==> flow/design.v <==
module SR16(
    input                   clk,
    input                   rst_n,
    input [11:0]             in_r,  
    input [11:0]             in_i,  
    output [11:0]            out_r, 
    output [11:0]            out_i  
);
                    parameter LENGTH = 16;
    integer i;
    reg [11:0] r_bus [LENGTH-1:0];
    reg [11:0] i_bus [LENGTH-1:0];
    assign out_r = r_bus[0];
    assign out_i = i_bus[0];
    always@ (posedge clk or negedge rst_n) begin
        if(!rst_n) begin
            for(i = 0; i < LENGTH; i = i+1) begin
                r_bus[i] <= 0;
                i_bus[i] <= 0;
            end
        end
        else begin
            r_bus[LENGTH-1] <= in_r;
            i_bus[LENGTH-1] <= in_i;
            for(i = 0; i < (LENGTH-1); i = i+1) begin
                r_bus[i] <= r_bus[i+1];
                i_bus[i] <= i_bus[i+1];
            end
        end
    end
endmodule
module SR8(
    input                   clk,
    input                   rst_n,
    input [14:0]            in_r,
    input [14:0]            in_i,
    output [14:0]           out_r,
    output [14:0]           out_i
);
                    parameter LENGTH = 8;
    integer i;
    reg [14:0] r_bus [LENGTH-1:0];
    reg [14:0] i_bus [LENGTH-1:0];
    assign out_r = r_bus[0];
    assign out_i = i_bus[0];
    always@ (posedge clk or negedge rst_n) begin
        if(!rst_n) begin
            for(i = 0; i < LENGTH; i = i+1) begin
                r_bus[i] <= 0;
                i_bus[i] <= 0;
            end
        end
        else begin
            r_bus[LENGTH-1] <= in_r;
            i_bus[LENGTH-1] <= in_i;
            for(i = 0; i < (LENGTH-1); i = i+1) begin
                r_bus[i] <= r_bus[i+1];
                i_bus[i] <= i_bus[i+1];
            end
        end
    end
endmodule
module SR4(
    input                   clk,
    input                   rst_n,
    input [15:0]            in_r,
    input [15:0]            in_i,
    output [15:0]           out_r,
    output [15:0]           out_i
);
                    parameter LENGTH = 4;
    integer i;
    reg [15:0] r_bus [LENGTH-1:0];
    reg [15:0] i_bus [LENGTH-1:0];
    assign out_r = r_bus[0];
    assign out_i = i_bus[0];
    always@ (posedge clk or negedge rst_n) begin
        if(!rst_n) begin
            for(i = 0; i < LENGTH; i = i+1) begin
                r_bus[i] <= 0;
                i_bus[i] <= 0;
            end
        end
        else begin
            r_bus[LENGTH-1] <= in_r;
            i_bus[LENGTH-1] <= in_i;
            for(i = 0; i < (LENGTH-1); i = i+1) begin
                r_bus[i] <= r_bus[i+1];
                i_bus[i] <= i_bus[i+1];
            end
        end
    end
endmodule
module SR2(
    input                   clk,
    input                   rst_n,
    input [16:0]            in_r,
    input [16:0]            in_i,
    output [16:0]           out_r,
    output [16:0]           out_i
);
                    parameter LENGTH = 2;
    integer i;
    reg [16:0] r_bus [LENGTH-1:0];
    reg [16:0] i_bus [LENGTH-1:0];
    assign out_r = r_bus[0];
    assign out_i = i_bus[0];
    always@ (posedge clk or negedge rst_n) begin
        if(!rst_n) begin
            for(i = 0; i < LENGTH; i = i+1) begin
                r_bus[i] <= 0;
                i_bus[i] <= 0;
            end
        end
        else begin
            r_bus[LENGTH-1] <= in_r;
            i_bus[LENGTH-1] <= in_i;
            for(i = 0; i < (LENGTH-1); i = i+1) begin
                r_bus[i] <= r_bus[i+1];
                i_bus[i] <= i_bus[i+1];
            end
        end
    end
endmodule
module SR1(
    input                   clk,
    input                   rst_n,
    input [17:0]            in_r,
    input [17:0]            in_i,
    output [17:0]           out_r,
    output [17:0]           out_i
);
                    parameter LENGTH = 1;
    integer i;
    reg [17:0] r_bus [LENGTH-1:0];
    reg [17:0] i_bus [LENGTH-1:0];
    assign out_r = r_bus[0];
    assign out_i = i_bus[0];
    always@ (posedge clk or negedge rst_n) begin
        if(!rst_n) begin
            for(i = 0; i < LENGTH; i = i+1) begin
                r_bus[i] <= 0;
                i_bus[i] <= 0;
            end
        end
        else begin
            r_bus[LENGTH-1] <= in_r;
            i_bus[LENGTH-1] <= in_i;
            for(i = 0; i < (LENGTH-1); i = i+1) begin
                r_bus[i] <= r_bus[i+1];
                i_bus[i] <= i_bus[i+1];
            end
        end
    end
endmodule
module CTRL16(
    input                       clk,
    input                       rst_n,
    input                       valid_i,
    input signed [10:0]          data_in_r,  
    input signed [10:0]          data_in_i,  
    output reg                  valid_o,         
    output reg [1:0]            state,
    output reg signed [10:0]     data_out_r,  
    output reg signed [10:0]     data_out_i,  
    output reg signed [7:0]     WN_r,
    output reg signed [7:0]     WN_i
);
    parameter IDLE      = 2'b00;
    parameter FIRST     = 2'b01;
    parameter SECOND    = 2'b10;
    parameter WAITING   = 2'b11;
    reg [8:0] count, next_count;
    reg [1:0] next_state;
    reg next_valid_o;
    always@(*) begin
        next_count = count;
        next_state = state;
        next_valid_o = valid_o;
        case(state)
            IDLE: begin
                next_count = 0;
                if(valid_i) begin
                    next_state = WAITING;
                    next_count = 1;
                end
            end
            WAITING: begin
                next_count = count + 1;
                if(count == 16) begin
                    next_state = FIRST;
                    next_valid_o = 1;
                end
            end
            FIRST: begin
                next_count = count + 1;
                if(count == 32) begin
                    next_state = SECOND;
                end
            end
            SECOND: begin
                next_count = count + 1;
                if(count == 48) begin
                    if(valid_i) begin
                        next_state = FIRST;
                        next_count = 17;
                    end
                    else begin
                        next_state = IDLE;
                        next_count = 0;
                        next_valid_o = 0;
                    end
                end
            end
        endcase
    end
    always@(*) begin
        case(count)
            33: begin
                WN_r = 8'b01000000;
                WN_i = 8'b00000000;
            end
            34: begin
                WN_r = 8'b00111110;
                WN_i = 8'b11110011;
            end
            35: begin
                WN_r = 8'b00111011;
                WN_i = 8'b11100111;
            end
            36: begin
                WN_r = 8'b00110101;
                WN_i = 8'b11011100;
            end
            37: begin
                WN_r = 8'b00101101;
                WN_i = 8'b11010010;
            end
            38: begin
                WN_r = 8'b00100011;
                WN_i = 8'b11001010;
            end
            39: begin
                WN_r = 8'b00011000;
                WN_i = 8'b11000100;
            end
            40: begin
                WN_r = 8'b00001100;
                WN_i = 8'b11000001;
            end
            41: begin
                WN_r = 8'b00000000;
                WN_i = 8'b11000000;
            end
            42: begin
                WN_r = 8'b11110011;
                WN_i = 8'b11000001;
            end
            43: begin
                WN_r = 8'b11100111;
                WN_i = 8'b11000100;
            end
            44: begin
                WN_r = 8'b11011100;
                WN_i = 8'b11001010;
            end
            45: begin
                WN_r = 8'b11010010;
                WN_i = 8'b11010010;
            end
            46: begin
                WN_r = 8'b11001010;
                WN_i = 8'b11011100;
            end
            47: begin
                WN_r = 8'b11000100;
                WN_i = 8'b11100111;
            end
            48: begin
                WN_r = 8'b11000001;
                WN_i = 8'b11110011;
            end
            default: begin
                WN_r = 8'b00000000;
                WN_i = 8'b00000000;
            end
        endcase
    end
    always@(posedge clk or negedge rst_n) begin
        if(!rst_n) begin
            state <= IDLE;
            count <= 0;
            data_out_r <= 0;
            data_out_i <= 0;
            valid_o <= 0;
        end
        else begin
            state <= next_state;
            count <= next_count;
            data_out_r <= data_in_r;
            data_out_i <= data_in_i;
            valid_o <= next_valid_o;
        end
    end
endmodule
module CTRL8(
    input                       clk,
    input                       rst_n,
    input                       valid_i,
    input signed [13:0]         data_in_r,
    input signed [13:0]         data_in_i,
    output reg                  valid_o,         
    output reg [1:0]            state,
    output reg signed [13:0]    data_out_r,
    output reg signed [13:0]    data_out_i,
    output reg signed [7:0]     WN_r,
    output reg signed [7:0]     WN_i
);
    parameter IDLE      = 2'b00;
    parameter FIRST     = 2'b01;
    parameter SECOND    = 2'b10;
    parameter WAITING   = 2'b11;
    reg [8:0] count, next_count;
    reg [1:0] next_state;
    reg next_valid_o;
    always@(*) begin
        next_count = count;
        next_state = state;
        next_valid_o = valid_o;
        case(state)
            IDLE: begin
                next_count = 0;
                if(valid_i) begin
                    next_state = WAITING;
                    next_count = 1;
                end
            end
            WAITING: begin
                next_count = count + 1;
                if(count == 8) begin
                    next_state = FIRST;
                    next_valid_o = 1;
                end
            end
            FIRST: begin
                next_count = count + 1;
                if(count == 16) begin
                    next_state = SECOND;
                end
            end
            SECOND: begin
                next_count = count + 1;
                if(count == 24) begin
                    if(valid_i) begin
                        next_state = FIRST;
                        next_count = 9;
                    end
                    else begin
                        next_state = IDLE;
                        next_count = 0;
                        next_valid_o = 0;
                    end
                end
            end
        endcase
    end
    always@(*) begin
        case(count)
            17: begin
                WN_r = 8'b01000000;
                WN_i = 8'b00000000;
            end
            18: begin
                WN_r = 8'b00111011;
                WN_i = 8'b11100111;
            end
            19: begin
                WN_r = 8'b00101101;
                WN_i = 8'b11010010;
            end
            20: begin
                WN_r = 8'b00011000;
                WN_i = 8'b11000100;
            end
            21: begin
                WN_r = 8'b00000000;
                WN_i = 8'b11000000;
            end
            22: begin
                WN_r = 8'b11100111;
                WN_i = 8'b11000100;
            end
            23: begin
                WN_r = 8'b11010010;
                WN_i = 8'b11010010;
            end
            24: begin
                WN_r = 8'b11000100;
                WN_i = 8'b11100111;
            end
            default: begin
                WN_r = 8'b00000000;
                WN_i = 8'b00000000;
            end
        endcase
    end
    always@(posedge clk or negedge rst_n) begin
        if(!rst_n) begin
            state <= IDLE;
            count <= 0;
            data_out_r <= 0;
            data_out_i <= 0;
            valid_o <= 0;
        end
        else begin
            state <= next_state;
            count <= next_count;
            data_out_r <= data_in_r;
            data_out_i <= data_in_i;
            valid_o <= next_valid_o;
        end
    end
endmodule
module CTRL4(
    input                       clk,
    input                       rst_n,
    input                       valid_i,
    input signed [14:0]         data_in_r,
    input signed [14:0]         data_in_i,
    output reg                  valid_o,         
    output reg [1:0]            state,
    output reg signed [14:0]    data_out_r,
    output reg signed [14:0]    data_out_i,
    output reg [7:0]            WN_r,
    output reg [7:0]            WN_i
);
    parameter IDLE      = 2'b00;
    parameter FIRST     = 2'b01;
    parameter SECOND    = 2'b10;
    parameter WAITING   = 2'b11;
    parameter ZERO      = 2'b00;
    parameter ONE       = 2'b01;
    parameter TWO       = 2'b10;
    parameter THREE     = 2'b11;
    reg [8:0] count, next_count;
    reg [1:0] next_state;
    reg next_valid_o;
    always@(*) begin
        next_count = count;
        next_state = state;
        next_valid_o = valid_o;
        case(state)
            IDLE: begin
                next_count = 0;
                if(valid_i) begin
                    next_state = WAITING;
                    next_count = 1;
                end
            end
            WAITING: begin
                next_count = count + 1;
                if(count == 4) begin
                    next_state = FIRST;
                    next_valid_o = 1;
                end
            end
            FIRST: begin
                next_count = count + 1;
                if(count == 8) begin
                    next_state = SECOND;
                end
            end
            SECOND: begin
                next_count = count + 1;
                if(count == 12) begin
                    if(valid_i) begin
                        next_state = FIRST;
                        next_count = 5;
                    end
                    else begin
                        next_state = IDLE;
                        next_count = 0;
                        next_valid_o = 0;
                    end
                end
            end
        endcase
    end
    always@(*) begin
        case(count)
            9: begin
                WN_r = 8'b01000000;
                WN_i = 8'b00000000;
            end
            10: begin
                WN_r = 8'b00101101;
                WN_i = 8'b11010010;
            end
            11: begin
                WN_r = 8'b00000000;
                WN_i = 8'b11000000;
            end
            12: begin
                WN_r = 8'b11010010;
                WN_i = 8'b11010010;
            end
            default: begin
                WN_r = 8'b00000000;
                WN_i = 8'b00000000;
            end
        endcase
    end
    always@(posedge clk or negedge rst_n) begin
        if(!rst_n) begin
            state <= IDLE;
            count <= 0;
            data_out_r <= 0;
            data_out_i <= 0;
            valid_o <= 0;
        end
        else begin
            state <= next_state;
            count <= next_count;
            data_out_r <= data_in_r;
            data_out_i <= data_in_i;
            valid_o <= next_valid_o;
        end
    end
endmodule
module CTRL2(
    input                       clk,
    input                       rst_n,
    input                       valid_i,
    input signed [15:0]         data_in_r,
    input signed [15:0]         data_in_i,
    output reg                  valid_o,         
    output reg [1:0]            state,
    output reg signed [15:0]    data_out_r,
    output reg signed [15:0]    data_out_i,
    output reg [1:0]            WN
);
    parameter IDLE      = 2'b00;
    parameter FIRST     = 2'b01;
    parameter SECOND    = 2'b10;
    parameter WAITING   = 2'b11;
    parameter ZERO      = 2'b00;
    parameter ONE       = 2'b01;
    parameter TWO       = 2'b10;
    parameter THREE     = 2'b11;
    reg [8:0] count, next_count;
    reg [1:0] next_state;
    reg next_valid_o;
    always@(*) begin
        next_count = count;
        next_state = state;
        next_valid_o = valid_o;
        case(state)
            IDLE: begin
                next_count = 0;
                if(valid_i) begin
                    next_state = WAITING;
                    next_count = 1;
                end
            end
            WAITING: begin
                next_count = count + 1;
                if(count == 2) begin
                    next_state = FIRST;
                    next_valid_o = 1;
                end
            end
            FIRST: begin
                next_count = count + 1;
                if(count == 4) begin
                    next_state = SECOND;
                end
            end
            SECOND: begin
                next_count = count + 1;
                if(count == 6) begin
                    if(valid_i) begin
                        next_state = FIRST;
                        next_count = 3;
                    end
                    else begin
                        next_state = IDLE;
                        next_count = 0;
                        next_valid_o = 0;
                    end
                end
            end
        endcase
    end
    always@(*) begin
        case(count)
            5:      WN = ZERO;  
            6:      WN = ONE;   
            default: WN = ZERO;
        endcase
    end
    always@(posedge clk or negedge rst_n) begin
        if(!rst_n) begin
            state <= IDLE;
            count <= 0;
            data_out_r <= 0;
            data_out_i <= 0;
            valid_o <= 0;
        end
        else begin
            state <= next_state;
            count <= next_count;
            data_out_r <= data_in_r;
            data_out_i <= data_in_i;
            valid_o <= next_valid_o;
        end
    end
endmodule
module CTRL1(
    input                       clk,
    input                       rst_n,
    input                       valid_i,
    input signed [16:0]         data_in_r,
    input signed [16:0]         data_in_i,
    output reg                  valid_o,         
    output reg [1:0]            state,
    output reg signed [16:0]    data_out_r,
    output reg signed [16:0]    data_out_i
);
    parameter IDLE      = 2'b00;
    parameter FIRST     = 2'b01;
    parameter SECOND    = 2'b10;
    parameter WAITING   = 2'b11;
    reg [8:0] count, next_count;
    reg [1:0] next_state;
    reg next_valid_o;
    always@(*) begin
        next_count = count;
        next_state = state;
        next_valid_o = valid_o;
        case(state)
            IDLE: begin
                next_count = 0;
                if(valid_i) begin
                    next_state = WAITING;
                    next_count = 1;
                end
            end
            WAITING: begin
                next_count = count + 1;
                if(count == 1) begin
                    next_state = FIRST;
                    next_valid_o = 1;
                end
            end
            FIRST: begin
                next_count = count + 1;
                if(count == 2) begin
                    next_state = SECOND;
                end
            end
            SECOND: begin
                next_count = count + 1;
                if(count == 3) begin
                    if(valid_i) begin
                        next_state = FIRST;
                        next_count = 2;
                    end
                    else begin
                        next_state = IDLE;
                        next_count = 0;
                        next_valid_o = 0;
                    end
                end
            end
        endcase
    end
    always@(posedge clk or negedge rst_n) begin
        if(!rst_n) begin
            state <= IDLE;
            count <= 0;
            data_out_r <= 0;
            data_out_i <= 0;
            valid_o <= 0;
        end
        else begin
            state <= next_state;
            count <= next_count;
            data_out_r <= data_in_r;
            data_out_i <= data_in_i;
            valid_o <= next_valid_o;
        end
    end
endmodule
module BUTTERFLY_R2_1(
    input [1:0]                 state,
    input signed [10:0]          A_r,
    input signed [10:0]          A_i,
    input signed [11:0]          B_r,
    input signed [11:0]          B_i,
    input signed [7:0]          WN_r,
    input signed [7:0]          WN_i,
    output reg signed [13:0]    out_r,
    output reg signed [13:0]    out_i,
    output reg signed [11:0]     SR_r,
    output reg signed [11:0]     SR_i
);
    parameter IDLE      = 2'b00;
    parameter FIRST     = 2'b01;
    parameter SECOND    = 2'b10;
    parameter WAITING   = 2'b11;
    wire signed [19:0] mul13, mul24, mul14, mul23;
    wire signed [20:0] tempA, tempB;
    wire signed [11:0] A_ext_r, A_ext_i;
    wire signed [12:0] ApB_r, ApB_i;
    wire signed [12:0] AmB_r, AmB_i;
    assign A_ext_r = {A_r[10], A_r};
    assign A_ext_i = {A_i[10], A_i};
    assign ApB_r = A_ext_r + B_r;
    assign ApB_i = A_ext_i + B_i;
    assign AmB_r = B_r - A_ext_r;
    assign AmB_i = B_i - A_ext_i;
    assign mul13 = B_r * WN_r;
    assign mul24 = B_i * WN_i;
    assign mul14 = B_r * WN_i;
    assign mul23 = B_i * WN_r;
    assign tempA = mul13 - mul24;
    assign tempB = mul14 + mul23;
    always@(*) begin
        case(state)          
            IDLE: begin
                out_r = 0;
                out_i = 0;
                SR_r = 0;
                SR_i = 0;
            end
            WAITING: begin
                out_r = 0;
                out_i = 0;
                SR_r = A_ext_r;
                SR_i = A_ext_i;
            end
            FIRST: begin
                out_r = {ApB_r[12:0], 1'b0};
                out_i = {ApB_i[12:0], 1'b0};
                SR_r = AmB_r[11:0];  
                SR_i = AmB_i[11:0];
            end
            SECOND: begin
                out_r = {tempA[18:5]};
                out_i = {tempB[18:5]};
                SR_r = A_ext_r;
                SR_i = A_ext_i;
            end
            default: begin
                out_r = 0;
                out_i = 0;
                SR_r = 0;
                SR_i = 0;
            end
        endcase
    end
endmodule
module BUTTERFLY_R2_2(
    input [1:0]                 state,
    input signed [13:0]         A_r,
    input signed [13:0]         A_i,
    input signed [14:0]         B_r,
    input signed [14:0]         B_i,
    input signed [7:0]          WN_r,
    input signed [7:0]          WN_i,
    output reg signed [14:0]    out_r,
    output reg signed [14:0]    out_i,
    output reg signed [14:0]    SR_r,
    output reg signed [14:0]    SR_i
);
    parameter IDLE      = 2'b00;
    parameter FIRST     = 2'b01;
    parameter SECOND    = 2'b10;
    parameter WAITING   = 2'b11;
    wire signed [22:0] mul13, mul24, mul14, mul23;
    wire signed [23:0] tempA, tempB;
    assign mul13 = B_r * WN_r;
    assign mul24 = B_i * WN_i;
    assign mul14 = B_r * WN_i;
    assign mul23 = B_i * WN_r;
    assign tempA = mul13 - mul24;
    assign tempB = mul14 + mul23;
    always@(*) begin
        case(state)          
            IDLE: begin
                out_r = 0;
                out_i = 0;
                SR_r = 0;
                SR_i = 0;
            end
            WAITING: begin
                out_r = 0;
                out_i = 0;
                SR_r = {A_r[13], A_r};
                SR_i = {A_i[13], A_i};
            end
            FIRST: begin
                out_r = $signed({A_r[13], A_r}) + B_r;
                out_i = $signed({A_i[13], A_i}) + B_i;
                SR_r = B_r - $signed({A_r[13], A_r});  
                SR_i = B_i - $signed({A_i[13], A_i});
            end
            SECOND: begin
                out_r = tempA[20:6];
                out_i = tempB[20:6];
                SR_r = {A_r[13], A_r};
                SR_i = {A_i[13], A_i};
            end
            default: begin
                out_r = 0;
                out_i = 0;
                SR_r = 0;
                SR_i = 0;
            end
        endcase
    end
endmodule
module BUTTERFLY_R2_3(
    input [1:0]                 state,
    input signed [14:0]         A_r,
    input signed [14:0]         A_i,
    input signed [15:0]         B_r,
    input signed [15:0]         B_i,
    input signed [7:0]          WN_r,
    input signed [7:0]          WN_i,
    output reg signed [15:0]    out_r,
    output reg signed [15:0]    out_i,
    output reg signed [15:0]    SR_r,
    output reg signed [15:0]    SR_i
);
    parameter IDLE      = 2'b00;
    parameter FIRST     = 2'b01;
    parameter SECOND    = 2'b10;
    parameter WAITING   = 2'b11;
    parameter ZERO      = 2'b00;
    parameter ONE       = 2'b01;
    parameter TWO       = 2'b10;
    parameter THREE     = 2'b11;
    wire signed [23:0] mul13, mul24, mul14, mul23;
    wire signed [24:0] tempA, tempB;
    assign mul13 = B_r * WN_r;
    assign mul24 = B_i * WN_i;
    assign mul14 = B_r * WN_i;
    assign mul23 = B_i * WN_r;
    assign tempA = mul13 - mul24;
    assign tempB = mul14 + mul23;
    always@(*) begin
        case(state)          
            IDLE: begin
                out_r = 0;
                out_i = 0;
                SR_r = 0;
                SR_i = 0;
            end
            WAITING: begin
                out_r = 0;
                out_i = 0;
                SR_r = {A_r[14], A_r};
                SR_i = {A_i[14], A_i};
            end
            FIRST: begin
                out_r = $signed({A_r[14], A_r}) + B_r;
                out_i = $signed({A_i[14], A_i}) + B_i;
                SR_r = B_r - $signed({A_r[14], A_r});  
                SR_i = B_i - $signed({A_i[14], A_i});
            end
            SECOND: begin
                out_r = tempA[21:6];
                out_i = tempB[21:6];
                SR_r = {A_r[14], A_r};
                SR_i = {A_i[14], A_i};
            end
            default: begin
                out_r = 0;
                out_i = 0;
                SR_r = 0;
                SR_i = 0;
            end
        endcase
    end
endmodule
module BUTTERFLY_R2_4(
    input [1:0]                 state,
    input signed [15:0]         A_r,
    input signed [15:0]         A_i,
    input signed [16:0]         B_r,
    input signed [16:0]         B_i,
    input [1:0]                 WN,
    output reg signed [16:0]    out_r,
    output reg signed [16:0]    out_i,
    output reg signed [16:0]    SR_r,
    output reg signed [16:0]    SR_i
);
    parameter IDLE      = 2'b00;
    parameter FIRST     = 2'b01;
    parameter SECOND    = 2'b10;
    parameter WAITING   = 2'b11;
    parameter ZERO      = 2'b00;
    parameter ONE       = 2'b01;
    parameter TWO       = 2'b10;
    parameter THREE     = 2'b11;
    wire [16:0] B_r_neg;
    assign B_r_neg = ~B_r + 1;
    always@(*) begin
        case(state)          
            IDLE: begin
                out_r = 0;
                out_i = 0;
                SR_r = 0;
                SR_i = 0;
            end
            WAITING: begin
                out_r = 0;
                out_i = 0;
                SR_r = {A_r[15], A_r};
                SR_i = {A_i[15], A_i};
            end
            FIRST: begin
                out_r = $signed({A_r[15], A_r}) + B_r;
                out_i = $signed({A_i[15], A_i}) + B_i;
                SR_r = B_r - $signed({A_r[15], A_r});  
                SR_i = B_i - $signed({A_i[15], A_i});
            end
            SECOND: begin
                case(WN)
                    ZERO: begin
                        out_r = B_r;
                        out_i = B_i;
                    end
                    ONE: begin
                        out_r = B_i;
                        out_i = B_r_neg;
                    end
                    default: begin
                        out_r = B_r;
                        out_i = B_i;
                    end
                endcase
                SR_r = {A_r[15], A_r};
                SR_i = {A_i[15], A_i};
            end
            default: begin
                out_r = 0;
                out_i = 0;
                SR_r = 0;
                SR_i = 0;
            end
        endcase
    end
endmodule
module BUTTERFLY_R2_5(
    input [1:0]                 state,
    input signed [16:0]         A_r,
    input signed [16:0]         A_i,
    input signed [17:0]         B_r,
    input signed [17:0]         B_i,
    output reg signed [16:0]    out_r,
    output reg signed [16:0]    out_i,
    output reg signed [17:0]    SR_r,
    output reg signed [17:0]    SR_i
);
    parameter IDLE      = 2'b00;
    parameter FIRST     = 2'b01;
    parameter SECOND    = 2'b10;
    parameter WAITING   = 2'b11;
    always@(*) begin
        case(state)          
            IDLE: begin
                out_r = 0;
                out_i = 0;
                SR_r = 0;
                SR_i = 0;
            end
            WAITING: begin
                out_r = 0;
                out_i = 0;
                SR_r = {A_r[16], A_r};
                SR_i = {A_i[16], A_i};
            end
            FIRST: begin
                out_r = $signed({A_r[16], A_r}) + B_r[17:0];
                out_i = $signed({A_i[16], A_i}) + B_i[17:0];
                SR_r = B_r - $signed({A_r[16], A_r});  
                SR_i = B_i - $signed({A_i[16], A_i});
            end
            SECOND: begin
                out_r = B_r[16:0];
                out_i = B_i[16:0];
                SR_r = {A_r[16], A_r};
                SR_i = {A_i[16], A_i};
            end
            default: begin
                out_r = 0;
                out_i = 0;
                SR_r = 0;
                SR_i = 0;
            end
        endcase
    end
endmodule
module STAGE1(
    input                   clk,
    input                   rst_n,
    input                   valid_i,
    input signed [10:0]      data_in_r,
    input signed [10:0]      data_in_i,
    output                  valid_o,
    output signed [13:0]    data_out_r,
    output signed [13:0]    data_out_i
);
    reg  [10:0] data_in_r_r, data_in_i_r;
    reg  valid_i_r;
    wire [1:0] state_bus;
    wire [7:0] WN_r_bus, WN_i_bus;
    wire [11:0] SR_r_bus, SR_i_bus;
    wire [11:0] FB_r_bus, FB_i_bus;
    wire [10:0] data_r_bus, data_i_bus;
    CTRL16 Control_unit(
        .clk(clk),
        .rst_n(rst_n),
        .valid_i(valid_i_r),
        .data_in_r(data_in_r_r),
        .data_in_i(data_in_i_r),
        .valid_o(valid_o),
        .state(state_bus),
        .data_out_r(data_r_bus),
        .data_out_i(data_i_bus),
        .WN_r(WN_r_bus),
        .WN_i(WN_i_bus)
    );
    SR16 shiftregister(
        .clk(clk),
        .rst_n(rst_n),
        .in_r(SR_r_bus),
        .in_i(SR_i_bus),
        .out_r(FB_r_bus),
        .out_i(FB_i_bus)
    );
    BUTTERFLY_R2_1 butterfly(
        .state(state_bus),
        .A_r(data_r_bus),
        .A_i(data_i_bus),
        .B_r(FB_r_bus),
        .B_i(FB_i_bus),
        .WN_r(WN_r_bus),
        .WN_i(WN_i_bus),
        .out_r(data_out_r),
        .out_i(data_out_i),
        .SR_r(SR_r_bus),
        .SR_i(SR_i_bus)
    );
    always@(posedge clk or negedge rst_n) begin
        if(!rst_n) begin
            data_in_r_r <= 0;
            data_in_i_r <= 0;
            valid_i_r <= 0;
        end
        else begin
            data_in_r_r <= data_in_r;
            data_in_i_r <= data_in_i;
            valid_i_r <= valid_i;
        end
    end
endmodule
module STAGE2(
    input                   clk,
    input                   rst_n,
    input                   valid_i,
    input signed [13:0]     data_in_r,
    input signed [13:0]     data_in_i,
    output                  valid_o,
    output signed [14:0]    data_out_r,
    output signed [14:0]    data_out_i
);
    reg  [13:0] data_in_r_r, data_in_i_r;
    reg  valid_i_r;
    wire [1:0] state_bus;
    wire [7:0] WN_r_bus, WN_i_bus;
    wire [14:0] SR_r_bus, SR_i_bus;
    wire [14:0] FB_r_bus, FB_i_bus;
    wire [13:0] data_r_bus, data_i_bus;
    CTRL8 Control_unit(
        .clk(clk),
        .rst_n(rst_n),
        .valid_i(valid_i_r),
        .data_in_r(data_in_r_r),
        .data_in_i(data_in_i_r),
        .valid_o(valid_o),
        .state(state_bus),
        .data_out_r(data_r_bus),
        .data_out_i(data_i_bus),
        .WN_r(WN_r_bus),
        .WN_i(WN_i_bus)
    );
    SR8 shiftregister(
        .clk(clk),
        .rst_n(rst_n),
        .in_r(SR_r_bus),
        .in_i(SR_i_bus),
        .out_r(FB_r_bus),
        .out_i(FB_i_bus)
    );
    BUTTERFLY_R2_2 butterfly(
        .state(state_bus),
        .A_r(data_r_bus),
        .A_i(data_i_bus),
        .B_r(FB_r_bus),
        .B_i(FB_i_bus),
        .WN_r(WN_r_bus),
        .WN_i(WN_i_bus),
        .out_r(data_out_r),
        .out_i(data_out_i),
        .SR_r(SR_r_bus),
        .SR_i(SR_i_bus)
    );
    always@(posedge clk or negedge rst_n) begin
        if(!rst_n) begin
            data_in_r_r <= 0;
            data_in_i_r <= 0;
            valid_i_r <= 0;
        end
        else begin
            data_in_r_r <= data_in_r;
            data_in_i_r <= data_in_i;
            valid_i_r <= valid_i;
        end
    end
endmodule
module STAGE3(
    input                   clk,
    input                   rst_n,
    input                   valid_i,
    input signed [14:0]     data_in_r,
    input signed [14:0]     data_in_i,
    output                  valid_o,
    output signed [15:0]    data_out_r,
    output signed [15:0]    data_out_i
);
    reg  [14:0] data_in_r_r, data_in_i_r;
    reg  valid_i_r;
    wire [1:0] state_bus;
    wire [7:0] WN_r_bus, WN_i_bus;
    wire [15:0] SR_r_bus, SR_i_bus;
    wire [15:0] FB_r_bus, FB_i_bus;
    wire [14:0] data_r_bus, data_i_bus;
    CTRL4 Control_unit(
        .clk(clk),
        .rst_n(rst_n),
        .valid_i(valid_i_r),
        .data_in_r(data_in_r_r),
        .data_in_i(data_in_i_r),
        .valid_o(valid_o),
        .state(state_bus),
        .data_out_r(data_r_bus),
        .data_out_i(data_i_bus),
        .WN_r(WN_r_bus),
        .WN_i(WN_i_bus)
    );
    SR4 shiftregister(
        .clk(clk),
        .rst_n(rst_n),
        .in_r(SR_r_bus),
        .in_i(SR_i_bus),
        .out_r(FB_r_bus),
        .out_i(FB_i_bus)
    );
    BUTTERFLY_R2_3 butterfly(
        .state(state_bus),
        .A_r(data_r_bus),
        .A_i(data_i_bus),
        .B_r(FB_r_bus),
        .B_i(FB_i_bus),
        .WN_r(WN_r_bus),
        .WN_i(WN_i_bus),
        .out_r(data_out_r),
        .out_i(data_out_i),
        .SR_r(SR_r_bus),
        .SR_i(SR_i_bus)
    );
    always@(posedge clk or negedge rst_n) begin
        if(!rst_n) begin
            data_in_r_r <= 0;
            data_in_i_r <= 0;
            valid_i_r <= 0;
        end
        else begin
            data_in_r_r <= data_in_r;
            data_in_i_r <= data_in_i;
            valid_i_r <= valid_i;
        end
    end
endmodule
module STAGE4(
    input                   clk,
    input                   rst_n,
    input                   valid_i,
    input signed [15:0]     data_in_r,
    input signed [15:0]     data_in_i,
    output                  valid_o,
    output signed [16:0]    data_out_r,
    output signed [16:0]    data_out_i
);
    reg  [15:0] data_in_r_r, data_in_i_r;
    reg  valid_i_r;
    wire [1:0] state_bus;
    wire [1:0] WN;
    wire [16:0] SR_r_bus, SR_i_bus;
    wire [16:0] FB_r_bus, FB_i_bus;
    wire [15:0] data_r_bus, data_i_bus;
    CTRL2 Control_unit(
        .clk(clk),
        .rst_n(rst_n),
        .valid_i(valid_i_r),
        .data_in_r(data_in_r_r),
        .data_in_i(data_in_i_r),
        .valid_o(valid_o),
        .state(state_bus),
        .data_out_r(data_r_bus),
        .data_out_i(data_i_bus),
        .WN(WN)
    );
    SR2 shiftregister(
        .clk(clk),
        .rst_n(rst_n),
        .in_r(SR_r_bus),
        .in_i(SR_i_bus),
        .out_r(FB_r_bus),
        .out_i(FB_i_bus)
    );
    BUTTERFLY_R2_4 butterfly(
        .state(state_bus),
        .A_r(data_r_bus),
        .A_i(data_i_bus),
        .B_r(FB_r_bus),
        .B_i(FB_i_bus),
        .WN(WN),
        .out_r(data_out_r),
        .out_i(data_out_i),
        .SR_r(SR_r_bus),
        .SR_i(SR_i_bus)
    );
    always@(posedge clk or negedge rst_n) begin
        if(!rst_n) begin
            data_in_r_r <= 0;
            data_in_i_r <= 0;
            valid_i_r <= 0;
        end
        else begin
            data_in_r_r <= data_in_r;
            data_in_i_r <= data_in_i;
            valid_i_r <= valid_i;
        end
    end
endmodule
module STAGE5(
    input                   clk,
    input                   rst_n,
    input                   valid_i,
    input signed [16:0]     data_in_r,
    input signed [16:0]     data_in_i,
    output                  valid_o,
    output signed [16:0]    data_out_r,
    output signed [16:0]    data_out_i
);
    reg  [16:0] data_in_r_r, data_in_i_r;
    reg  valid_i_r;
    wire [1:0] state_bus;
    wire [17:0] SR_r_bus, SR_i_bus;
    wire [17:0] FB_r_bus, FB_i_bus;
    wire [16:0] data_r_bus, data_i_bus;
    CTRL1 Control_unit(
        .clk(clk),
        .rst_n(rst_n),
        .valid_i(valid_i_r),
        .data_in_r(data_in_r_r),
        .data_in_i(data_in_i_r),
        .valid_o(valid_o),
        .state(state_bus),
        .data_out_r(data_r_bus),
        .data_out_i(data_i_bus)
    );
    SR1 shiftregister(
        .clk(clk),
        .rst_n(rst_n),
        .in_r(SR_r_bus),
        .in_i(SR_i_bus),
        .out_r(FB_r_bus),
        .out_i(FB_i_bus)
    );
    BUTTERFLY_R2_5 butterfly(
        .state(state_bus),
        .A_r(data_r_bus),
        .A_i(data_i_bus),
        .B_r(FB_r_bus),
        .B_i(FB_i_bus),
        .out_r(data_out_r),
        .out_i(data_out_i),
        .SR_r(SR_r_bus),
        .SR_i(SR_i_bus)
    );
    always@(posedge clk or negedge rst_n) begin
        if(!rst_n) begin
            data_in_r_r <= 0;
            data_in_i_r <= 0;
            valid_i_r <= 0;
        end
        else begin
            data_in_r_r <= data_in_r;
            data_in_i_r <= data_in_i;
            valid_i_r <= valid_i;
        end
    end
endmodule
module SORTING(
    clk,
    rst_n,
    start_sorting,
    out_r,
    out_i,
    answer,
    seq
);
input                 clk, rst_n, start_sorting;
input  [16:0]         out_r;
input  [16:0]         out_i;
output [16:0]         answer;
output reg            seq;
integer i, j;
reg [8:0] count, next_count;
reg next_finish;
reg [16:0] answer_moved;
reg start, next_start;
reg [16:0] result[0:63];
reg [16:0] next_result_r[0:31];
reg [16:0] next_result_i[0:31];
assign answer = answer_moved;
always@(*) begin
    next_count = count;
    next_finish = seq;
    next_start = start;
    if(start_sorting || start) begin
        next_count = count + 1; 
        next_start = 1;
    end
    case(count)
        32: answer_moved = result[0];
        33: answer_moved = result[1];
        34: answer_moved = result[2];
        35: answer_moved = result[3];
        36: answer_moved = result[4];
        37: answer_moved = result[5];
        38: answer_moved = result[6];
        39: answer_moved = result[7];
        40: answer_moved = result[8];
        41: answer_moved = result[9];
        42: answer_moved = result[10];
        43: answer_moved = result[11];
        44: answer_moved = result[12];
        45: answer_moved = result[13];
        46: answer_moved = result[14];
        47: answer_moved = result[15];
        48: answer_moved = result[16];
        49: answer_moved = result[17];
        50: answer_moved = result[18];
        51: answer_moved = result[19];
        52: answer_moved = result[20];
        53: answer_moved = result[21];
        54: answer_moved = result[22];
        55: answer_moved = result[23];
        56: answer_moved = result[24];
        57: answer_moved = result[25];
        58: answer_moved = result[26];
        59: answer_moved = result[27];
        60: answer_moved = result[28];
        61: answer_moved = result[29];
        62: answer_moved = result[30];
        63: answer_moved = result[31];
        64: answer_moved = result[32];
        65: answer_moved = result[33];
        66: answer_moved = result[34];
        67: answer_moved = result[35];
        68: answer_moved = result[36];
        69: answer_moved = result[37];
        70: answer_moved = result[38];
        71: answer_moved = result[39];
        72: answer_moved = result[40];
        73: answer_moved = result[41];
        74: answer_moved = result[42];
        75: answer_moved = result[43];
        76: answer_moved = result[44];
        77: answer_moved = result[45];
        78: answer_moved = result[46];
        79: answer_moved = result[47];
        80: answer_moved = result[48];
        81: answer_moved = result[49];
        82: answer_moved = result[50];
        83: answer_moved = result[51];
        84: answer_moved = result[52];
        85: answer_moved = result[53];
        86: answer_moved = result[54];
        87: answer_moved = result[55];
        88: answer_moved = result[56];
        89: answer_moved = result[57];
        90: answer_moved = result[58];
        91: answer_moved = result[59];
        92: answer_moved = result[60];
        93: answer_moved = result[61];
        94: answer_moved = result[62];
        95: answer_moved = result[63];
        default: begin
            answer_moved = 0;
        end    
    endcase
    if(count == 31) next_finish = 1;
    if(count == 95) begin
        next_finish = 0;
        next_start = 0;
        next_count = 0;
    end
end
always@(*) begin
    for (i = 0; i < 32; i = i+1) begin
        next_result_r[i] = result[i];
        next_result_i[i] = result[i+32];
    end
    case(count)
        0 : begin
            if(start_sorting) begin
                next_result_r[0] = out_r;
                next_result_i[0] = out_i;
            end
        end
        1 : begin
            next_result_r[16] = out_r;
            next_result_i[16] = out_i;
        end
        2 : begin
            next_result_r[8] = out_r;
            next_result_i[8] = out_i;
        end
        3 : begin
            next_result_r[24] = out_r;
            next_result_i[24] = out_i;
        end
        4 : begin
            next_result_r[4] = out_r;
            next_result_i[4] = out_i;
        end
        5 : begin
            next_result_r[20] = out_r;
            next_result_i[20] = out_i;
        end
        6 : begin
            next_result_r[12] = out_r;
            next_result_i[12] = out_i;
        end
        7 : begin
            next_result_r[28] = out_r;
            next_result_i[28] = out_i;
        end
        8 : begin
            next_result_r[2] = out_r;
            next_result_i[2] = out_i;
        end
        9 : begin
            next_result_r[18] = out_r;
            next_result_i[18] = out_i;
        end
        10 : begin
            next_result_r[10] = out_r;
            next_result_i[10] = out_i;
        end
        11 : begin
            next_result_r[26] = out_r;
            next_result_i[26] = out_i;
        end
        12 : begin
            next_result_r[6] = out_r;
            next_result_i[6] = out_i;
        end
        13 : begin
            next_result_r[22] = out_r;
            next_result_i[22] = out_i;
        end
        14 : begin
            next_result_r[14] = out_r;
            next_result_i[14] = out_i;
        end
        15 : begin
            next_result_r[30] = out_r;
            next_result_i[30] = out_i;
        end
        16 : begin
            next_result_r[1] = out_r;
            next_result_i[1] = out_i;
        end
        17 : begin
            next_result_r[17] = out_r;
            next_result_i[17] = out_i;
        end
        18 : begin
            next_result_r[9] = out_r;
            next_result_i[9] = out_i;
        end
        19 : begin
            next_result_r[25] = out_r;
            next_result_i[25] = out_i;
        end
        20 : begin
            next_result_r[5] = out_r;
            next_result_i[5] = out_i;
        end
        21 : begin
            next_result_r[21] = out_r;
            next_result_i[21] = out_i;
        end
        22 : begin
            next_result_r[13] = out_r;
            next_result_i[13] = out_i;
        end
        23 : begin
            next_result_r[29] = out_r;
            next_result_i[29] = out_i;
        end
        24 : begin
            next_result_r[3] = out_r;
            next_result_i[3] = out_i;
        end
        25 : begin
            next_result_r[19] = out_r;
            next_result_i[19] = out_i;
        end
        26 : begin
            next_result_r[11] = out_r;
            next_result_i[11] = out_i;
        end
        27 : begin
            next_result_r[27] = out_r;
            next_result_i[27] = out_i;
        end
        28 : begin
            next_result_r[7] = out_r;
            next_result_i[7] = out_i;
        end
        29 : begin
            next_result_r[23] = out_r;
            next_result_i[23] = out_i;
        end
        30 : begin
            next_result_r[15] = out_r;
            next_result_i[15] = out_i;
        end
        31 : begin
            next_result_r[31] = out_r;
            next_result_i[31] = out_i;
        end
        default: begin
            for (i = 0; i < 32; i = i+1) begin
                next_result_r[i] = result[i];
                next_result_i[i] = result[i+32];
            end
        end
    endcase
end
always@(posedge clk or negedge rst_n) begin
    if(!rst_n)begin
        count <= 0;
        seq <= 0;
        start <= 0;
        for (i = 0; i < 32; i = i+1) begin
            result[i] <= 0;
            result[i+32] <= 0;
        end
    end
    else begin
        count <= next_count;
        seq <= next_finish;
        start <= next_start;
        for (i = 0; i < 32; i = i+1) begin
            result[i] <= next_result_r[i];
            result[i+32] <= next_result_i[i];
        end
    end
end
endmodule
module FFT(
    input                   clk,
    input                   rst_n,
    input                   valid_i,
    input signed [10:0]      x_r,
    output                  finish,
    output signed [16:0]    answer
);
    wire [0:3] valid_o_bus;
    wire [13:0] data_r_bus_1, data_i_bus_1;
    wire [14:0] data_r_bus_2, data_i_bus_2;
    wire [15:0] data_r_bus_3, data_i_bus_3;
    wire [16:0] data_r_bus_4, data_i_bus_4;
    wire [16:0] X_r, X_i;
    wire         done;
    STAGE1 stg1(
        .clk(clk),
        .rst_n(rst_n),
        .valid_i(valid_i),
        .data_in_r(x_r),
        .data_in_i(11'd0),
        .valid_o(valid_o_bus[0]),
        .data_out_r(data_r_bus_1),
        .data_out_i(data_i_bus_1)
    );
    STAGE2 stg2(
        .clk(clk),
        .rst_n(rst_n),
        .valid_i(valid_o_bus[0]),
        .data_in_r(data_r_bus_1),
        .data_in_i(data_i_bus_1),
        .valid_o(valid_o_bus[1]),
        .data_out_r(data_r_bus_2),
        .data_out_i(data_i_bus_2)
    );
    STAGE3 stg3(
        .clk(clk),
        .rst_n(rst_n),
        .valid_i(valid_o_bus[1]),
        .data_in_r(data_r_bus_2),
        .data_in_i(data_i_bus_2),
        .valid_o(valid_o_bus[2]),
        .data_out_r(data_r_bus_3),
        .data_out_i(data_i_bus_3)
    );
    STAGE4 stg4(
        .clk(clk),
        .rst_n(rst_n),
        .valid_i(valid_o_bus[2]),
        .data_in_r(data_r_bus_3),
        .data_in_i(data_i_bus_3),
        .valid_o(valid_o_bus[3]),
        .data_out_r(data_r_bus_4),
        .data_out_i(data_i_bus_4)
    );
    STAGE5 stg5(
        .clk(clk),
        .rst_n(rst_n),
        .valid_i(valid_o_bus[3]),
        .data_in_r(data_r_bus_4),
        .data_in_i(data_i_bus_4),
        .valid_o(done),
        .data_out_r(X_r),
        .data_out_i(X_i)
    );
    SORTING sort(
        .clk(clk),
        .rst_n(rst_n),
        .start_sorting(done),
        .out_r(X_r),
        .out_i(X_i),
        .answer(answer),
        .seq(finish)
);
endmodule
Hand-over note for FFT

* Step by step through the tools: FFT
Module FFT before and after one edit of its RTL, step after step. "unedited" refers to lines of the RTL above, "edited" to lines of the edited file. "difference": "edited" minus "unedited" as printed here. "rel. change": 100 x difference / "unedited". Operators carry their Yosys type and port widths (W data, S select, Z words). Not given: -
Set-up: top module FFT, clock input clk, cell library sky130hd, timing corner tt_025C_1v80

* Diff
The edit as a unified diff against the file above. The edit is scripted: it alters the design's behaviour and was not made to optimise anything.
begin of diff
@@ -73,5 +73,7 @@
     reg [15:0] r_bus [LENGTH-1:0];
     reg [15:0] i_bus [LENGTH-1:0];
-    assign out_r = r_bus[0];
+    reg [15:0] out_r_p1;
+    always @(posedge clk) out_r_p1 <= r_bus[0];
+    assign out_r = out_r_p1;
     assign out_i = i_bus[0];
     always@ (posedge clk or negedge rst_n) begin
end of diff

* Elaborated design
Counts by Yosys on the flattened word-level netlist (proc, flatten, opt, wreduce). Print and check cells are left out. Memory sizes are those after Yosys's memory passes, which may raise the word count (mostly to a power of two), join words into wider ones and drop unused or constant bits.
Operators by class:
- add/subtract/negate cells | unedited 31, edited 31, difference 0, rel. change 0.00%
- multiply operators | unedited 12, edited 12, difference 0, rel. change 0.00%
- equal/unequal tests | unedited 154, edited 154, difference 0, rel. change 0.00%
- mux-type cells | unedited 104, edited 104, difference 0, rel. change 0.00%
- bitwise operators | unedited 6, edited 6, difference 0, rel. change 0.00%
- reduce/logical cells | unedited 44, edited 44, difference 0, rel. change 0.00%
Operators with widths:
- $eq A9 B6 Y1 const B | unedited 34, edited 34, difference 0, rel. change 0.00%
- $eq A9 B7 Y1 const B | unedited 32, edited 32, difference 0, rel. change 0.00%
- $mux W1 | unedited 30, edited 30, difference 0, rel. change 0.00%
- $mux W2 | unedited 22, edited 22, difference 0, rel. change 0.00%
- $reduce_or A2 Y1 | unedited 21, edited 21, difference 0, rel. change 0.00%
- $ne A2 B2 Y1 const B | unedited 20, edited 20, difference 0, rel. change 0.00%
- $eq A9 B5 Y1 const B | unedited 19, edited 19, difference 0, rel. change 0.00%
- $eq A9 B4 Y1 const B | unedited 14, edited 14, difference 0, rel. change 0.00%
- $eq A2 B2 Y1 const B | unedited 10, edited 10, difference 0, rel. change 0.00%
- $reduce_and A4 Y1 | unedited 10, edited 10, difference 0, rel. change 0.00%
- $eq A9 B3 Y1 const B | unedited 7, edited 7, difference 0, rel. change 0.00%
- $mux W9 | unedited 7, edited 7, difference 0, rel. change 0.00%
- $add A9 B1 Y9 const B | unedited 6, edited 6, difference 0, rel. change 0.00%
- $eq A2 B1 Y1 const B | unedited 6, edited 6, difference 0, rel. change 0.00%
- $pmux W17 S3 | unedited 6, edited 6, difference 0, rel. change 0.00%
- $eq A9 B2 Y1 const B | unedited 5, edited 5, difference 0, rel. change 0.00%
- $logic_not A2 Y1 | unedited 5, edited 5, difference 0, rel. change 0.00%
- $ne A2 B1 Y1 const B | unedited 5, edited 5, difference 0, rel. change 0.00%
- $not A1 Y1 | unedited 5, edited 5, difference 0, rel. change 0.00%
- $pmux W1 S2 | unedited 5, edited 5, difference 0, rel. change 0.00%
- $pmux W2 S4 | unedited 5, edited 5, difference 0, rel. change 0.00%
- $pmux W9 S3 | unedited 5, edited 5, difference 0, rel. change 0.00%
- $mul A12 B8 Y19 | unedited 4, edited 4, difference 0, rel. change 0.00%
- $mul A15 B8 Y21 | unedited 4, edited 4, difference 0, rel. change 0.00%
- $mul A16 B8 Y22 | unedited 4, edited 4, difference 0, rel. change 0.00%
- $pmux W15 S3 | unedited 4, edited 4, difference 0, rel. change 0.00%
- $pmux W16 S3 | unedited 4, edited 4, difference 0, rel. change 0.00%
- $add A14 B15 Y15 | unedited 2, edited 2, difference 0, rel. change 0.00%
The list need not be complete.
Bit counts:
- register bits | unedited 2290, edited 2306, difference +16, rel. change +0.70%
- memory bits (read-only) | unedited 1504, edited 1504, difference 0, rel. change 0.00%
- memories kept | unedited 2, edited 2, difference 0, rel. change 0.00%
- input port bits | unedited 14, edited 14, difference 0, rel. change 0.00%
Memory list:
- words x width with read and write ports | unedited 64 x 16 bit 1R0W; 32 x 15 bit 1R0W, edited 64 x 16 bit 1R0W; 32 x 15 bit 1R0W

* Depth
Longest topological path by Yosys (ltp), each cell counted once; first at word level (registers and memories cut), then after technology mapping (sequential cells cut; the memories' decode and read muxes count).
Depth:
- word-level depth | unedited 6, edited 6, difference 0, rel. change 0.00%
- ABC_AREA | unedited 0, edited 0
- gate-level depth with buffers | unedited 31, edited 32, difference +1, rel. change +3.23%
- gate-level depth less buffers | unedited 30, edited 30, difference 0, rel. change 0.00%

* Mapped cells and area
The flow's flattened synthesis, as Yosys stat reports it; memories are mapped. The netlist is that of the ABC_AREA named above (0 if unset); the other value can give another one.
Synthesis totals:
- mapped cells | unedited 13070, edited 12957, difference -113, rel. change -0.86%
- chip area (Yosys) (um^2) | unedited 133276.6, edited 133267.8, difference -8.8, rel. change -0.01%
- sequential area (um^2) | unedited 57511.4, edited 57831.7, difference +320.3, rel. change +0.56%
- mapped flip-flops | unedited 2298, edited 2314, difference +16, rel. change +0.70%
Cells by type:
- sky130_fd_sc_hd__o21ai_0 | unedited 1258, edited 1205, difference -53, rel. change -4.21%
- sky130_fd_sc_hd__a22o_1 | unedited 139, edited 183, difference +44, rel. change +31.65%
- sky130_fd_sc_hd__o31ai_1 | unedited 80, edited 38, difference -42, rel. change -52.50%
- sky130_fd_sc_hd__a22oi_1 | unedited 282, edited 242, difference -40, rel. change -14.18%
- sky130_fd_sc_hd__nand2_1 | unedited 1764, edited 1726, difference -38, rel. change -2.15%
- sky130_fd_sc_hd__mux2_2 | unedited 5, edited 37, difference +32, rel. change +640.00%
- sky130_fd_sc_hd__o21ai_1 | unedited 3, edited 31, difference +28, rel. change +933.33%
- sky130_fd_sc_hd__and3_1 | unedited 58, edited 32, difference -26, rel. change -44.83%
- sky130_fd_sc_hd__clkbuf_1 | unedited 680, edited 655, difference -25, rel. change -3.68%
- sky130_fd_sc_hd__nor3_1 | unedited 118, edited 102, difference -16, rel. change -13.56%
- sky130_fd_sc_hd__dfxtp_1 | unedited 0, edited 16, difference +16
- sky130_fd_sc_hd__o22ai_1 | unedited 65, edited 51, difference -14, rel. change -21.54%
- sky130_fd_sc_hd__nor2b_1 | unedited 61, edited 75, difference +14, rel. change +22.95%
- sky130_fd_sc_hd__o211ai_1 | unedited 24, edited 10, difference -14, rel. change -58.33%
- sky130_fd_sc_hd__nor2_1 | unedited 594, edited 581, difference -13, rel. change -2.19%
- sky130_fd_sc_hd__a221oi_1 | unedited 136, edited 149, difference +13, rel. change +9.56%
- sky130_fd_sc_hd__o21bai_1 | unedited 38, edited 49, difference +11, rel. change +28.95%
- sky130_fd_sc_hd__and2_1 | unedited 428, edited 418, difference -10, rel. change -2.34%
The list need not be complete. The figures by module come from a second, unflattened synthesis with its own total; it is not the netlist above.
Second synthesis, totals:
- cells (unflattened synthesis) | unedited 13020, edited 13058, difference +38, rel. change +0.29%
- area total of the unflattened synthesis (um^2) | unedited 145203.0, edited 145608.4, difference +405.4, rel. change +0.28%
Rows give one instance, submodules left out.
Modules, unedited:
- SORTING | times used 1, cells 3490, area 47862.2 um^2, sequential area 27501.4 um^2
- BUTTERFLY_R2_3 | times used 1, cells 2374, area 20095.5 um^2, sequential area 0.0 um^2
- BUTTERFLY_R2_2 | times used 1, cells 2265, area 19119.6 um^2, sequential area 0.0 um^2
- BUTTERFLY_R2_1 | times used 1, cells 1887, area 16060.4 um^2, sequential area 0.0 um^2
- SR16 | times used 1, cells 384, area 9609.2 um^2, sequential area 9609.2 um^2
- SR8 | times used 1, cells 240, area 6005.8 um^2, sequential area 6005.8 um^2
- BUTTERFLY_R2_4 | times used 1, cells 719, area 4712.0 um^2, sequential area 0.0 um^2
- BUTTERFLY_R2_5 | times used 1, cells 663, area 4294.1 um^2, sequential area 0.0 um^2
- SR4 | times used 1, cells 128, area 3203.1 um^2, sequential area 3203.1 um^2
- SR2 | times used 1, cells 68, area 1701.6 um^2, sequential area 1701.6 um^2
- CTRL8 | times used 1, cells 134, area 1650.3 um^2, sequential area 1001.0 um^2
- CTRL16 | times used 1, cells 157, area 1612.8 um^2, sequential area 850.8 um^2
- CTRL1 | times used 1, cells 106, area 1567.8 um^2, sequential area 1151.1 um^2
- CTRL4 | times used 1, cells 121, area 1562.7 um^2, sequential area 1051.0 um^2
unedited: Modules not listed: 8.
Modules, edited:
- SORTING | times used 1, cells 3490, area 47862.2 um^2, sequential area 27501.4 um^2
- BUTTERFLY_R2_3 | times used 1, cells 2396, area 20180.6 um^2, sequential area 0.0 um^2
- BUTTERFLY_R2_2 | times used 1, cells 2265, area 19119.6 um^2, sequential area 0.0 um^2
- BUTTERFLY_R2_1 | times used 1, cells 1887, area 16060.4 um^2, sequential area 0.0 um^2
- SR16 | times used 1, cells 384, area 9609.2 um^2, sequential area 9609.2 um^2
- SR8 | times used 1, cells 240, area 6005.8 um^2, sequential area 6005.8 um^2
- BUTTERFLY_R2_4 | times used 1, cells 719, area 4712.0 um^2, sequential area 0.0 um^2
- BUTTERFLY_R2_5 | times used 1, cells 663, area 4294.1 um^2, sequential area 0.0 um^2
- SR4 | times used 1, cells 144, area 3523.4 um^2, sequential area 3523.4 um^2
- SR2 | times used 1, cells 68, area 1701.6 um^2, sequential area 1701.6 um^2
- CTRL8 | times used 1, cells 134, area 1650.3 um^2, sequential area 1001.0 um^2
- CTRL16 | times used 1, cells 157, area 1612.8 um^2, sequential area 850.8 um^2
- CTRL1 | times used 1, cells 106, area 1567.8 um^2, sequential area 1151.1 um^2
- CTRL4 | times used 1, cells 121, area 1562.7 um^2, sequential area 1051.0 um^2
edited: Modules not listed: 8.

* Worst setup path after synthesis
OpenSTA on the mapped netlist: ideal clock, no wires. The path of least setup slack (recovery checks aside). Input and output delay are each 20% of the period. Register names are those of the netlist, which keeps one name where synthesis merged equal registers.
Path after synthesis:
- kind | unedited reg2reg, edited reg2reg
- start point | unedited register stg2.Control_unit.count[5], edited register stg2.Control_unit.count[1]
- end point | unedited register stg3.data_in_i_r[14], edited register stg3.data_in_r_r[14]
- period (ps) | unedited 10000, edited 10000, difference 0, rel. change 0.00%
- launch time at the first pin (ps) | unedited 0, edited 0, difference 0
- arrival time (ps) | unedited 7451, edited 7372, difference -79, rel. change -1.06%
- required time (ps) | unedited 9879, edited 9862, difference -17, rel. change -0.17%
- setup slack (ps) | unedited 2428, edited 2490, difference +62
- delay of the path (ps) | unedited 7572, edited 7510, difference -62, rel. change -0.82%
- driving pins on the path | unedited 24, edited 31, difference +7, rel. change +29.17%
- synthesis period reached (ps) | unedited 7572, edited 7510, difference -62, rel. change -0.82%
"delay of the path" = arrival - input delay + setup time. "driving pins on the path": output pins that drive a net of the path, with the launching flip-flop's if there is one; two outputs of one cell count as two. "synthesis period reached" is the clock period less the worst setup slack; recovery checks do not enter. This is arithmetic on one report: input and output delays are still those of the set period (20% each). Between the ends stands the longest chain of elaborated cells between them, by number of cells; it is not shown to be the way that was timed. Of several equally long chains one is given. Each line given opens the expression or statement behind the cell; cells for indexed reads and writes are added by Yosys, which also makes memories of some case tables. A memory read counts as a cell of the chain, while the word-level depth stops at memories.
Between the ends, after synthesis, unedited: cells stage by stage sky130_fd_sc_hd__dfrtp_1 > sky130_fd_sc_hd__or4_4 > sky130_fd_sc_hd__or2_2 > sky130_fd_sc_hd__clkbuf_1 > sky130_fd_sc_hd__a21oi_1 > sky130_fd_sc_hd__clkbuf_1 > sky130_fd_sc_hd__clkbuf_1 > sky130_fd_sc_hd__nand2_1 > sky130_fd_sc_hd__fa_1 > sky130_fd_sc_hd__fa_1 > sky130_fd_sc_hd__inv_1 > sky130_fd_sc_hd__fa_1 > sky130_fd_sc_hd__fa_1 > sky130_fd_sc_hd__fa_1 > sky130_fd_sc_hd__fa_1 > sky130_fd_sc_hd__ha_1 > sky130_fd_sc_hd__a21o_1 > sky130_fd_sc_hd__a21oi_1 > sky130_fd_sc_hd__nor4b_1 > sky130_fd_sc_hd__o32ai_2 > sky130_fd_sc_hd__o41a_2 > sky130_fd_sc_hd__a311o_2 > sky130_fd_sc_hd__xnor2_1 > sky130_fd_sc_hd__a22o_1, length of the longest elaborated chain 5
Ends and longest elaborated chain, after synthesis, unedited:
- start: declaration | line 323 | reg [8:0] count, next_count;
- start: assignment | line 410 | count <= 0;
- start: assignment | line 417 | count <= next_count;
- $logic_not A4 Y1 | line 368 | case(count)
- $mux W16 | line 368
- $mul A15 B8 Y21 | line 784 | assign mul14 = B_r * WN_i;
- $add A21 B21 Y21 | line 787 | assign tempB = mul14 + mul23;
- $pmux W15 S3 | line 789 | case(state)
- end: assignment | line 1188 | data_in_i_r <= 0;
- end: assignment | line 1193 | data_in_i_r <= data_in_i;
- end: declaration | line 1144 | reg  [14:0] data_in_r_r, data_in_i_r;
Between the ends, after synthesis, edited: cells stage by stage sky130_fd_sc_hd__dfrtp_1 > sky130_fd_sc_hd__clkbuf_1 > sky130_fd_sc_hd__inv_1 > sky130_fd_sc_hd__ha_1 > sky130_fd_sc_hd__nor2b_1 > sky130_fd_sc_hd__clkbuf_1 > sky130_fd_sc_hd__o211ai_1 > sky130_fd_sc_hd__a31oi_1 > sky130_fd_sc_hd__inv_2 > sky130_fd_sc_hd__nor2_1 > sky130_fd_sc_hd__clkbuf_1 > sky130_fd_sc_hd__nand2_1 > sky130_fd_sc_hd__fa_1 > sky130_fd_sc_hd__fa_1 > sky130_fd_sc_hd__fa_1 > sky130_fd_sc_hd__fa_1 > sky130_fd_sc_hd__fa_1 > sky130_fd_sc_hd__inv_1 > sky130_fd_sc_hd__fa_1 > sky130_fd_sc_hd__inv_1 > sky130_fd_sc_hd__ha_1 > sky130_fd_sc_hd__a21o_1 > sky130_fd_sc_hd__a21oi_1 > sky130_fd_sc_hd__nand2_1 > sky130_fd_sc_hd__nand2_1 > sky130_fd_sc_hd__o21ai_1 > sky130_fd_sc_hd__o41a_1 > sky130_fd_sc_hd__a31o_2 > sky130_fd_sc_hd__a21oi_1 > sky130_fd_sc_hd__xnor2_1 > sky130_fd_sc_hd__o22ai_1, length of the longest elaborated chain 5
Ends and longest elaborated chain, after synthesis, edited:
- start: declaration | line 325 | reg [8:0] count, next_count;
- start: assignment | line 412 | count <= 0;
- start: assignment | line 419 | count <= next_count;
- $mem_v2 Z32 W15 | line 370 | case(count)
- $mux W16 | line 370
- $mul A15 B8 Y21 | line 784 | assign mul13 = B_r * WN_r;
- $sub A21 B21 Y21 | line 788 | assign tempA = mul13 - mul24;
- $pmux W15 S3 | line 791 | case(state)
- end: assignment | line 1189 | data_in_r_r <= 0;
- end: assignment | line 1194 | data_in_r_r <= data_in_r;
- end: declaration | line 1146 | reg  [14:0] data_in_r_r, data_in_i_r;

* Worst path after layout
Path of least setup slack in the final report of each run of pair A (OpenROAD, finished layout, wires in). Where an end is a register, its clock arrival counts in the times. The report prints the path's times to 10 ps; the period is as set.
Path post-layout:
- kind | unedited reg2reg, edited reg2reg
- start point | unedited register stg2.Control_unit.count[5], edited register stg2.Control_unit.count[1]
- end point | unedited register stg3.data_in_i_r[14], edited register stg3.data_in_r_r[14]
- period (ps) | unedited 8830, edited 8830, difference 0, rel. change 0.00%
- launch time at the first pin (ps) | unedited 840, edited 850, difference +10, rel. change +1.19%
- arrival time (ps) | unedited 9200, edited 9040, difference -160, rel. change -1.74%
- required time (ps) | unedited 9610, edited 9610, difference 0, rel. change 0.00%
- setup slack (ps) | unedited 410, edited 570, difference +160
- driving pins on the path | unedited 24, edited 28, difference +4, rel. change +16.67%
Between the ends stands the longest chain of elaborated cells between them, by number of cells; it is not shown to be the way that was timed. Of several equally long chains one is given. A memory read counts as a cell of the chain, while the word-level depth stops at memories.
Between the ends, post-layout, unedited: cells stage by stage sky130_fd_sc_hd__dfrtp_1 > sky130_fd_sc_hd__nor4_1 > sky130_fd_sc_hd__nand2_1 > sky130_fd_sc_hd__a21o_1 > sky130_fd_sc_hd__a21oi_2 > sky130_fd_sc_hd__buf_4 > sky130_fd_sc_hd__nand2_1 > sky130_fd_sc_hd__fa_1 > sky130_fd_sc_hd__inv_1 > sky130_fd_sc_hd__fa_1 > sky130_fd_sc_hd__fa_1 > sky130_fd_sc_hd__fa_1 > sky130_fd_sc_hd__fa_1 > sky130_fd_sc_hd__inv_1 > sky130_fd_sc_hd__fa_1 > sky130_fd_sc_hd__inv_1 > sky130_fd_sc_hd__ha_1 > sky130_fd_sc_hd__a21oi_1 > sky130_fd_sc_hd__nor4b_1 > sky130_fd_sc_hd__o32ai_2 > sky130_fd_sc_hd__o41a_2 > sky130_fd_sc_hd__a311o_2 > sky130_fd_sc_hd__xnor2_1 > sky130_fd_sc_hd__a22o_1, length of the longest elaborated chain 5
Ends and longest elaborated chain, post-layout, unedited:
- start: declaration | line 323 | reg [8:0] count, next_count;
- start: assignment | line 410 | count <= 0;
- start: assignment | line 417 | count <= next_count;
- $logic_not A4 Y1 | line 368 | case(count)
- $mux W16 | line 368
- $mul A15 B8 Y21 | line 784 | assign mul14 = B_r * WN_i;
- $add A21 B21 Y21 | line 787 | assign tempB = mul14 + mul23;
- $pmux W15 S3 | line 789 | case(state)
- end: assignment | line 1188 | data_in_i_r <= 0;
- end: assignment | line 1193 | data_in_i_r <= data_in_i;
- end: declaration | line 1144 | reg  [14:0] data_in_r_r, data_in_i_r;
Between the ends, post-layout, edited: cells stage by stage sky130_fd_sc_hd__dfrtp_1 > sky130_fd_sc_hd__inv_1 > sky130_fd_sc_hd__ha_1 > sky130_fd_sc_hd__nor2b_2 > sky130_fd_sc_hd__nand2_1 > sky130_fd_sc_hd__a21oi_2 > sky130_fd_sc_hd__buf_4 > sky130_fd_sc_hd__and2_1 > sky130_fd_sc_hd__fa_1 > sky130_fd_sc_hd__inv_1 > sky130_fd_sc_hd__fa_1 > sky130_fd_sc_hd__fa_1 > sky130_fd_sc_hd__fa_1 > sky130_fd_sc_hd__fa_1 > sky130_fd_sc_hd__inv_1 > sky130_fd_sc_hd__fa_1 > sky130_fd_sc_hd__inv_1 > sky130_fd_sc_hd__ha_1 > sky130_fd_sc_hd__o21a_1 > sky130_fd_sc_hd__o21ai_0 > sky130_fd_sc_hd__nor2_1 > sky130_fd_sc_hd__a21oi_1 > sky130_fd_sc_hd__o21ai_1 > sky130_fd_sc_hd__o41a_1 > sky130_fd_sc_hd__a31o_2 > sky130_fd_sc_hd__a21oi_1 > sky130_fd_sc_hd__xnor2_1 > sky130_fd_sc_hd__o22ai_1, length of the longest elaborated chain 5
Ends and longest elaborated chain, post-layout, edited:
- start: declaration | line 325 | reg [8:0] count, next_count;
- start: assignment | line 412 | count <= 0;
- start: assignment | line 419 | count <= next_count;
- $mem_v2 Z32 W15 | line 370 | case(count)
- $mux W16 | line 370
- $mul A15 B8 Y21 | line 784 | assign mul13 = B_r * WN_r;
- $sub A21 B21 Y21 | line 788 | assign tempA = mul13 - mul24;
- $pmux W15 S3 | line 791 | case(state)
- end: assignment | line 1189 | data_in_r_r <= 0;
- end: assignment | line 1194 | data_in_r_r <= data_in_r;
- end: declaration | line 1146 | reg  [14:0] data_in_r_r, data_in_i_r;

* Measured runs
Both versions went through the flow (Yosys, OpenROAD) with the same settings in each pair. Constraints: input delay and output delay 20% of the set period each, output load 0.01 pF.
Flow settings, pair A: period_ns 8.83, CAP_MARGIN 20, CORE_MARGIN 2, CORE_UTILIZATION 40, SLEW_MARGIN 20
Results, pair A:
- chip area after synthesis (Yosys) (um^2) | unedited 133276.6, edited 133267.8, difference -8.8, rel. change -0.01%
- area of the die (um^2) | unedited 337823.0, edited 337805.0, difference -18.0, rel. change -0.01%
- utilization after layout (%) | unedited 44.6, edited 44.6, difference 0.0
- smallest setup slack (ps) | unedited 414, edited 573, difference +159
- smallest hold slack (ps) | unedited 197, edited 179, difference -18
- achieved clock period (ps) | unedited 8416, edited 8257, difference -159, rel. change -1.89%
Flow settings, pair B: CAP_MARGIN 25, CELL_PAD_IN_SITES_DETAIL_PLACEMENT 0, CORE_ASPECT_RATIO 0.59, CORE_MARGIN 5, CORE_UTILIZATION 67, CTS_CLUSTER_SIZE 13, PLACE_DENSITY 0.69, SETUP_SLACK_MARGIN 1.75, SLEW_MARGIN 20, period_ns 10.0
Results, pair B:
- chip area after synthesis (Yosys) (um^2) | unedited 133276.6, edited 133267.8, difference -8.8, rel. change -0.01%
- area of the die (um^2) | unedited 208251.0, edited 208238.0, difference -13.0, rel. change -0.01%
- utilization after layout (%) | unedited 73.0, edited 72.9, difference -0.1
- smallest setup slack (ps) | unedited 1743, edited 1943, difference +200
- smallest hold slack (ps) | unedited 308, edited 303, difference -5
- achieved clock period (ps) | unedited 8257, edited 8057, difference -200, rel. change -2.42%
By "achieved clock period" is meant the clock period of the run minus its worst setup slack. This is arithmetic on one report: input and output delays are still those of the set period (20% each).

End of note.
